==> flow/design.v <==
module fpadd_40(x_40,y_40,res_40,clk_40,rst_40);
input [31:0] x_40,y_40;				      
output [31:0] res_40;				 
input clk_40,rst_40;
parameter menw_40=45;             
reg sing_x_40,sing_y_40;	 
reg [7:0] exp_x_40, exp_y_40,exp_res_40;		 
reg [menw_40:0] mes_x_40, mes_y_40,mes_res_40,mes_medi_40;	 
reg zero_40_x,zero_40_y;	
reg signres;		                     
reg [31:0] resout_40;	 
integer int_exp_x,int_exp_y,int_exp_dif_40;	 
integer renorm_40,renorm_400,renorm_401,renorm_402,renorm_403,renorm_404,renorm_405;	 
parameter [menw_40:0] zero_40=0;
integer int_exp_dif_402,int_exp_dif_401,int_exp_dif_404,int_exp_dif_403,int_exp_dif_405,int_exp_dif_406,int_exp_dif_4000,int_exp_dif_400;
reg [menw_40:0] mes_y_402,mes_y_401,mes_y_403,mes_y_404;
reg [menw_40:0] mes_x_402,mes_x_401,mes_x_403,mes_x_404;
reg [menw_40:0] mes_res_401,mes_res_402,mes_res_403,mes_res_404,mes_res_4000,mes_res_400;
reg [7:0] exp_x_402,exp_x_401;
reg [7:0] exp_res_402,exp_res_401,exp_res_403,exp_res_404,exp_res_4000,exp_res_400;
reg sing_x_402,sing_x_401,sing_x_403;
reg sing_y_402,sing_y_401,sing_y_403;
reg signres2,signres1,signres3,signres4,signres5,signres6,signres00,signres0;
assign res_40=resout_40;
always @(*) begin
renorm_40=0;
  zero_40_x = (x_40[30:0]==0)?1:0;
  zero_40_y = (y_40[30:0]==0)?1:0;
  if( y_40[30:0] > x_40[30:0] ) begin
    exp_x_40 = y_40[30:23];
    exp_y_40 = x_40[30:23];
    sing_x_40 = y_40[31];
    sing_y_40 = x_40[31];
    mes_x_40 = (zero_40_y)?0:{ 2'b1, y_40[22:0],zero_40[menw_40:25]};
    mes_y_40 = (zero_40_x)?0:{ 2'b1, x_40[22:0],zero_40[menw_40:25]};
    signres=sing_x_40;
  end else begin
    sing_x_40 = x_40[31];
    sing_y_40 = y_40[31];
    exp_x_40 = x_40[30:23];
    exp_y_40 = y_40[30:23];
    mes_x_40 = (zero_40_x)?0:{ 2'b1, x_40[22:0],zero_40[menw_40:25]};
    mes_y_40 = (zero_40_y)?0:{ 2'b1, y_40[22:0],zero_40[menw_40:25]};
    signres=sing_x_40;
  end
  int_exp_x=exp_x_40;
  int_exp_y=exp_y_40;
  int_exp_dif_40=exp_x_40-exp_y_40;
int_exp_dif_402=int_exp_dif_401;
mes_y_402=mes_y_401;
mes_x_402=mes_x_401;
exp_x_402=exp_x_401;
sing_x_402=sing_x_401;
sing_y_402=sing_y_401;
signres2=signres1;
  if(int_exp_dif_402 > 24) begin
    exp_res_40=exp_x_402;
    mes_res_40=mes_x_402;
  end else begin
    exp_res_40=exp_x_402;
    mes_res_40=0;
    mes_y_402=(int_exp_dif_402[4])?{16'b0,mes_y_402[menw_40:16]}: {mes_y_402};
    mes_y_402=(int_exp_dif_402[3])?{ 8'b0,mes_y_402[menw_40:8 ]}: {mes_y_402};
    mes_y_402=(int_exp_dif_402[2])?{ 4'b0,mes_y_402[menw_40:4 ]}: {mes_y_402};
    mes_y_402=(int_exp_dif_402[1])?{ 2'b0,mes_y_402[menw_40:2 ]}: {mes_y_402};
    mes_y_402=(int_exp_dif_402[0])?{ 1'b0,mes_y_402[menw_40:1 ]}: {mes_y_402};
  end
mes_y_404=mes_y_403;
mes_x_404=mes_x_403;
mes_res_4000=mes_res_400;
exp_res_4000=exp_res_400;
signres00=signres0;
int_exp_dif_4000=int_exp_dif_400;
 if (int_exp_dif_4000 <=24) begin
    if(sing_x_403 == sing_y_403) 
       	mes_res_4000=mes_x_404+mes_y_404;
	 else mes_res_4000=mes_x_404-mes_y_404;
    if(mes_res_4000[menw_40]) begin
      mes_res_4000={1'b0,mes_res_4000[menw_40:1]};
      exp_res_4000=exp_res_4000+1;
    end
  end
mes_res_402=mes_res_401;
int_exp_dif_404=int_exp_dif_403;
signres4=signres3;
exp_res_402=exp_res_401;
renorm_403=renorm_402;
    if(mes_res_402[menw_40-1:menw_40-32]==0) begin 
	renorm_403[5]=1; mes_res_402={ 1'b0,mes_res_402[menw_40-33:0],32'b0 }; 
    end
    if(mes_res_402[menw_40-1:menw_40-16]==0) begin 
	renorm_403[4]=1; mes_res_402={ 1'b0,mes_res_402[menw_40-17:0],16'b0 }; 
    end
    if(mes_res_402[menw_40-1:menw_40-8]==0) begin 
	renorm_403[3]=1; mes_res_402={ 1'b0,mes_res_402[menw_40-9:0], 8'b0 }; 
    end
    if(mes_res_402[menw_40-1:menw_40-4]==0) begin 
	renorm_403[2]=1; mes_res_402={ 1'b0,mes_res_402[menw_40-5:0], 4'b0 }; 
    end
    if(mes_res_402[menw_40-1:menw_40-2]==0) begin 
	renorm_403[1]=1; mes_res_402={ 1'b0,mes_res_402[menw_40-3:0], 2'b0 }; 
    end
    if(mes_res_402[menw_40-1   ]==0) begin 
	renorm_403[0]=1; mes_res_402={ 1'b0,mes_res_402[menw_40-2:0], 1'b0 }; 
    end
mes_res_404=mes_res_403;
signres6=signres5;
renorm_405=renorm_404;
exp_res_404=exp_res_403;
int_exp_dif_406=int_exp_dif_405;
  if (int_exp_dif_406 <=60)
  begin
    if(mes_res_404 != 0) begin
      if(mes_res_404[menw_40-24:0]==0 && mes_res_404[menw_40-24]==1) begin
	if(mes_res_404[menw_40-11]==1) mes_res_404=mes_res_404+{1'b1,zero_40[menw_40-11:0]};
      end else begin
        mes_res_404=mes_res_404;
      end
      exp_res_404=exp_res_404-renorm_405;
      if(mes_res_404[menw_40-1]==0) begin
       exp_res_404=exp_res_404+1;
       mes_res_404={1'b0,mes_res_404[menw_40-1:1]};
      end
    end else begin
      exp_res_404=0;
      signres6=0;
    end
  end
resout_40={signres6,exp_res_404,mes_res_404[menw_40-2:menw_40-24]};
end
always @(posedge clk_40 or posedge rst_40)
begin
	if (rst_40) 
begin
int_exp_dif_401<=0;
mes_x_401<=0;
mes_y_401<= 0;
exp_x_401 <= 0;
sing_x_401<=0;
sing_y_401<=0;
signres1<=0;
renorm_401<=0;
mes_y_403 <= 0;
mes_x_403 <= 0;
sing_x_403 <= 0;
sing_y_403 <= 0;
mes_res_400 <= 0;
renorm_400 <= 0;
signres0 <= 0;
int_exp_dif_400 <= 0;
exp_res_400 <= 0;
mes_res_401 <= 0;
int_exp_dif_403<= 0;
signres3 <= 0;
exp_res_401<= 0;
renorm_402 <= 0;
mes_res_403<=  0;
signres5<= 0;
renorm_404<= 0;
exp_res_403<= 0;
int_exp_dif_405 <= 0;
end
	else begin
	int_exp_dif_401<= int_exp_dif_40;
	mes_x_401<= mes_x_40;
	mes_y_401<= mes_y_40;
	exp_x_401 <= exp_x_40;
	sing_x_401<= sing_x_40;
	sing_y_401<= sing_y_40;
	signres1<= signres;
	renorm_401<= renorm_40;
	mes_y_403 <= mes_y_402;
	mes_x_403 <= mes_x_402;
	sing_x_403 <= sing_x_402;
	sing_y_403 <= sing_y_402;
	mes_res_400 <= mes_res_40;
	renorm_400 <= renorm_401;
	signres0 <= signres2;
	int_exp_dif_400 <= int_exp_dif_402;
	exp_res_400 <= exp_res_40;
	mes_res_401 <= mes_res_4000;
	int_exp_dif_403<= int_exp_dif_4000;
	signres3 <= signres00;
	exp_res_401<= exp_res_4000;
	renorm_402 <= renorm_400;
	mes_res_403 <= mes_res_402;
	signres5 <= signres4;
	renorm_404 <= renorm_403;
	exp_res_403 <= exp_res_402;
	int_exp_dif_405 <= int_exp_dif_404;
	end
end
endmodule
From RTL to reports: fpadd_40:

What the tools print for fpadd_40, step after step.
Line numbers count from 1 in the design file above.
Library cell names are shortened.
The mark n/a stands for no value.

* top module: fpadd_40
* clock input: clk_40
* cell library: sky130hd
* library corner: tt_025C_1v80

Word-level counts:

Counts by Yosys on the flattened word-level netlist (proc, flatten, opt, wreduce; memories kept). Register bits leave out memories and registers merged into their read ports (data or address); mux counts leave out enables and synchronous resets folded into registers. Print and check cells are left out. Cells with the same type and inputs are merged into one.

* $add $sub $neg: 7
* $lt $le $gt $ge: 4
* eq/ne operators: 1
* mux-type cells: 47
* reductions and logical operators: 10

Operators by type and width (number)
* 45-bit 2-to-1 mux: 16
* 46-bit 2-to-1 mux: 9
* 44-bit 2-to-1 mux: 3
* 31-bit logical NOT: 2
* 8-bit 2-to-1 mux: 7
* 45-bit by 46-bit adder with 46-bit output: 1
* 45-bit by 46-bit subtractor with 46-bit output: 1
* 46-bit nonzero test: 1
* 45-bit by 36-bit adder with 45-bit output (second input constant): 1
* 32-bit logical NOT: 1
* 31-bit > comparator: 1
* 22-bit logical NOT: 1
* 16-bit logical NOT: 1
* 8-bit by 1-bit adder with 8-bit output (second input constant): 2
* 1-bit 2-to-1 mux: 12
* 8-bit by 8-bit subtractor with 9-bit output: 1
* 9-bit by 6-bit > comparator with 1-bit output (second input constant): 1
* 9-bit by 6-bit less-or-equal comparator with 1-bit output (second input constant): 1
* 9-bit by 7-bit less-or-equal comparator with 1-bit output (second input constant): 1
* 8-bit by 6-bit subtractor with 8-bit output: 1
* 8-bit logical NOT: 1
* 4-bit logical NOT: 1
* 2-bit logical NOT: 1
* 1-bit == test: 1
* 1-bit logical AND: 1

* register bits: 399
* bits of input ports: 66
* output and inout port bits: 32
* elaborated cells: 91

Logic depth:

Yosys ltp: most cells in a row. Word level: on the elaborated netlist, between registers, memories and ports. Mapped: between sequential cells and ports; inverters and the memories' decode and read muxes count.

* depth after elaboration: 11
* ABC_AREA: 0
* gate-level depth with buffers: 23
* mapped depth without buffers: 22

Mapped cells and area:

The flow's flattened synthesis, as Yosys stat reports it; memories are mapped. The netlist is that of the ABC_AREA named above (0 if unset); the other value can give another one.
Totals and module areas in this step are rounded.

Cells by type
* dfrtp_1: number 311, total area 7.78E+03 sq um
* mux2i_1: number 168, total area 1.68E+03 sq um
* o21ai_0: number 202, total area 1010.97 sq um
* ha_1: number 66, total area 825.792 sq um
* nand2_1: number 210, total area 788.256 sq um
* nor2_1: number 171, total area 641.866 sq um
* mux2_2: number 53, total area 596.822 sq um
* a21oi_1: number 116, total area 580.557 sq um
* xnor2_1: number 48, total area 420.403 sq um
* xor2_1: number 41, total area 359.094 sq um
* clkbuf_1: number 80, total area 300.288 sq um
* nor4_1: number 43, total area 269.008 sq um
* inv_1: number 71, total area 266.506 sq um
* and2_1: number 35, total area 218.96 sq um
* nor2b_1: number 34, total area 212.704 sq um
* a211oi_1: number 24, total area 180.173 sq um
* mux4_2: number 8, total area 180.173 sq um
* nor3_1: number 31, total area 155.149 sq um

Other cell types: 65; their cells: 290.

* cells in the netlist: 2002
* cell area after synthesis: 18610 sq um
* area of sequential cells: 7782 sq um
* mapped flip-flops: 311
* buffers: 115

Worst setup path after synthesis:

Source: OpenSTA report_checks on the synthesized netlist (no wires, ideal clock, input and output delay 20% of the period each), path of least setup slack; recovery checks are left aside. Register names are those of the netlist, which keeps one name where synthesis merged equal registers.

* path type: flip-flop to flip-flop
* from: register mes_y_403[3]
* to: register mes_res_401[43]
* clock period: 5.0 ns
* library setup time: 0.083 ns
* launch time at the first pin: 0.000 ns
* data arrival time: 4.898 ns
* data required time: 4.917 ns
* slack: 0.019 ns
* path delay: 4.981 ns
* stages on the path: 22
* buffers on the path: 2
* synthesis period reached: 4.981 ns

"path delay" is the arrival time less input delay plus setup time.
"stages on the path" counts driving pins, that of a launching flip-flop among them; a cell with two outputs on the path counts twice.
"synthesis period reached" = period - worst setup slack (recovery checks aside). The figure is calculated, with input and output delays left at 20% of the set period.
Between the ends stands the longest chain of elaborated cells between them, by number of cells; it is not shown to be the way that was timed. Of several equally long chains one is given.
Each line given opens the expression or statement behind the cell; cells for indexed reads and writes are added by Yosys, which also makes memories of some case tables.

* cells stage by stage: dfrtp_1 > or4_1 > nor4_1 > nor2b_1 > and2_1 > nor2b_1 > nor2b_1 > nand2_1 > o41ai_1 > xnor2_1 > ha_1 > a21oi_1 > nor2b_1 > o21ai_0 > a21o_1 > a41oi_1 > o2111a_1 > a211oi_1 > buf_2 > buf_4 > mux2_2 > o21ai_0
* cells in the longest elaborated chain: 5
* elaborated cells on any way between the ends: 6
* RTL lines with such cells: 5
* classes of those cells: add/sub (2); mux (4)

RTL lines, path post-synthesis
* start: declaration: line 16 `reg [menw_40:0] mes_y_402,mes_y_401,mes_y_403,mes_y_404;`
* start: assignment: line 143 `mes_y_403 <= 0;`
* start: assignment: line 172 `mes_y_403 <= mes_y_402;`
* 45-bit by 46-bit subtractor with 46-bit output: line 77 `else mes_res_4000=mes_x_404-mes_y_404;`
* 46-bit 2-to-1 mux: line 75 `if(sing_x_403 == sing_y_403)`
* 46-bit 2-to-1 mux: line 74 `if (int_exp_dif_4000 <=24) begin`
* 45-bit 2-to-1 mux: line 78 `if(mes_res_4000[menw_40]) begin`
* 46-bit 2-to-1 mux: line 74
* end: assignment: line 152 `mes_res_401 <= 0;`
* end: assignment: line 181 `mes_res_401 <= mes_res_4000;`
* end: declaration: line 18 `reg [menw_40:0] mes_res_401,mes_res_402,mes_res_403,mes_res_404,mes_res_4000,mes_res_400;`

Path in the finished layout:

Path of least setup slack in the final report of job 1 (OpenROAD, finished layout, wires in). Where an end is a register, its clock arrival counts in the times.

* path type: flip-flop to flip-flop
* from: register mes_y_403[17]
* to: register mes_res_401[27]
* clock period: 4.98 ns
* library setup time: 0.11 ns
* launch time at the first pin: 0.56 ns
* data arrival time: 5.58 ns
* data required time: 5.42 ns
* slack: -0.15 ns
* stages on the path: 22
* buffers on the path: 3

Between the ends stands the longest chain of elaborated cells between them, by number of cells; it is not shown to be the way that was timed. Of several equally long chains one is given.

* cells stage by stage: dfrtp_1 > or4_1 > or4b_4 > or2_2 > nor2_2 > buf_4 > and2_2 > and3_1 > a21oi_1 > xor2_1 > ha_1 > a21o_1 > a21o_1 > a21o_1 > and2_1 > o21ai_0 > o31ai_1 > a211oi_4 > buf_4 > clkbuf_16 > o21ai_0 > mux2_2
* cells in the longest elaborated chain: 5
* elaborated cells on any way between the ends: 6
* RTL lines with such cells: 5
* classes of those cells: add/sub (2); mux (4)

RTL lines, path after layout
* start: declaration: line 16 `reg [menw_40:0] mes_y_402,mes_y_401,mes_y_403,mes_y_404;`
* start: assignment: line 143 `mes_y_403 <= 0;`
* start: assignment: line 172 `mes_y_403 <= mes_y_402;`
* 45-bit by 46-bit subtractor with 46-bit output: line 77 `else mes_res_4000=mes_x_404-mes_y_404;`
* 46-bit 2-to-1 mux: line 75 `if(sing_x_403 == sing_y_403)`
* 46-bit 2-to-1 mux: line 74 `if (int_exp_dif_4000 <=24) begin`
* 45-bit 2-to-1 mux: line 78 `if(mes_res_4000[menw_40]) begin`
* 46-bit 2-to-1 mux: line 74
* end: assignment: line 152 `mes_res_401 <= 0;`
* end: assignment: line 181 `mes_res_401 <= mes_res_4000;`
* end: declaration: line 18 `reg [menw_40:0] mes_res_401,mes_res_402,mes_res_403,mes_res_404,mes_res_4000,mes_res_400;`

## Implementation results

Design fpadd_40 on sky130hd. What follows are 6 stored runs of the flow, each under its own settings; their order means nothing. The constraints put input and output delay at 20% of the set period each and load the outputs with 0.01 pF.
"achieved clock period" = clock period - worst setup slack. The figure is calculated, with input and output delays left at 20% of the set period.
By "time on the worst setup path" is meant the share of the clock period that the worst setup path is allowed (20% is reserved at inputs, 20% at outputs), minus its slack. Clock arrival times at its registers enter into it.
Results are given in rounded form.

### Job 1

Settings: `CORE_UTILIZATION=40`, `SETUP_SLACK_MARGIN=-0.39`, `period_ns=4.98`, `CAP_MARGIN=20`, `CORE_MARGIN=2`, `SLEW_MARGIN=20`

- Synthesized cell area: 18610 sq um
- Full die area: 48270 sq um
- Standard-cell area after routing: 22190 sq um
- Utilization of the finished layout: 48.0 %
- Smallest setup slack: -0.153 ns
- Sum of negative setup slack: -3.329 ns
- Worst-case hold slack: 0.346 ns
- Achieved clock period: 5.133 ns
- Time on the worst setup path: 5.13 ns
- Critical path type: flip-flop to flip-flop

### Job 2

Settings: `ABC_AREA=1`, `CAP_MARGIN=40`, `CELL_PAD_IN_SITES_GLOBAL_PLACEMENT=3`, `CORE_ASPECT_RATIO=0.8`, `CORE_MARGIN=9`, `CORE_UTILIZATION=62`, `CTS_CLUSTER_DIAMETER=147`, `GPL_ROUTABILITY_DRIVEN=0`, `HOLD_SLACK_MARGIN=0.22`, `MAX_ROUTING_LAYER=met4`, `PLACE_DENSITY_LB_ADDON=0.17`, `SETUP_SLACK_MARGIN=1.39`, `TNS_END_PERCENT=35`, `period_ns=5.0`, `SLEW_MARGIN=20`

No final report: placement broke off with FLW-0024.

### Job 3

Settings: `CAP_MARGIN=40`, `CORE_UTILIZATION=40`, `CTS_CLUSTER_DIAMETER=276`, `CTS_CLUSTER_SIZE=75`, `GPL_TIMING_DRIVEN=0`, `period_ns=7.67`, `CORE_MARGIN=2`, `SLEW_MARGIN=20`

- Synthesized cell area: 18610 sq um
- Full die area: 48270 sq um
- Standard-cell area after routing: 20830 sq um
- Utilization of the finished layout: 45.0 %
- Smallest setup slack: 1.404 ns
- Sum of negative setup slack: 0.000 ns
- Worst-case hold slack: 0.360 ns
- Achieved clock period: 6.266 ns
- Time on the worst setup path: 6.27 ns
- Critical path type: flip-flop to flip-flop

### Job 4

Settings: `ABC_AREA=1`, `CAP_MARGIN=40`, `CORE_UTILIZATION=40`, `CTS_CLUSTER_DIAMETER=220`, `CTS_CLUSTER_SIZE=75`, `GPL_TIMING_DRIVEN=0`, `SETUP_SLACK_MARGIN=-0.65`, `period_ns=7.67`, `CORE_MARGIN=2`, `SLEW_MARGIN=20`

- Synthesized cell area: 19680 sq um
- Full die area: 51000 sq um
- Standard-cell area after routing: 21950 sq um
- Utilization of the finished layout: 45.0 %
- Smallest setup slack: 2.045 ns
- Sum of negative setup slack: 0.000 ns
- Worst-case hold slack: 0.266 ns
- Achieved clock period: 5.625 ns
- Time on the worst setup path: 5.62 ns
- Critical path type: flip-flop to flip-flop

### Job 5

Settings: `ABC_AREA=1`, `CORE_UTILIZATION=50`, `MAX_ROUTING_LAYER=met5`, `TNS_END_PERCENT=50`, `period_ns=5.68`, `CAP_MARGIN=20`, `CORE_MARGIN=2`, `SLEW_MARGIN=20`

- Synthesized cell area: 19680 sq um
- Full die area: 40970 sq um
- Standard-cell area after routing: 22200 sq um
- Utilization of the finished layout: 57.3 %
- Smallest setup slack: 0.562 ns
- Sum of negative setup slack: 0.000 ns
- Worst-case hold slack: 0.346 ns
- Achieved clock period: 5.118 ns
- Time on the worst setup path: 5.12 ns
- Critical path type: flip-flop to flip-flop

### Job 6

Settings: `CORE_MARGIN=5`, `SETUP_SLACK_MARGIN=1.23`, `period_ns=5.0`, `CAP_MARGIN=20`, `CORE_UTILIZATION=40`, `SLEW_MARGIN=20`

- Synthesized cell area: 18610 sq um
- Full die area: 50940 sq um
- Standard-cell area after routing: 23570 sq um
- Utilization of the finished layout: 51.0 %
- Smallest setup slack: 0.129 ns
- Sum of negative setup slack: 0.000 ns
- Worst-case hold slack: 0.343 ns
- Achieved clock period: 4.871 ns
- Time on the worst setup path: 4.87 ns
- Critical path type: flip-flop to flip-flop
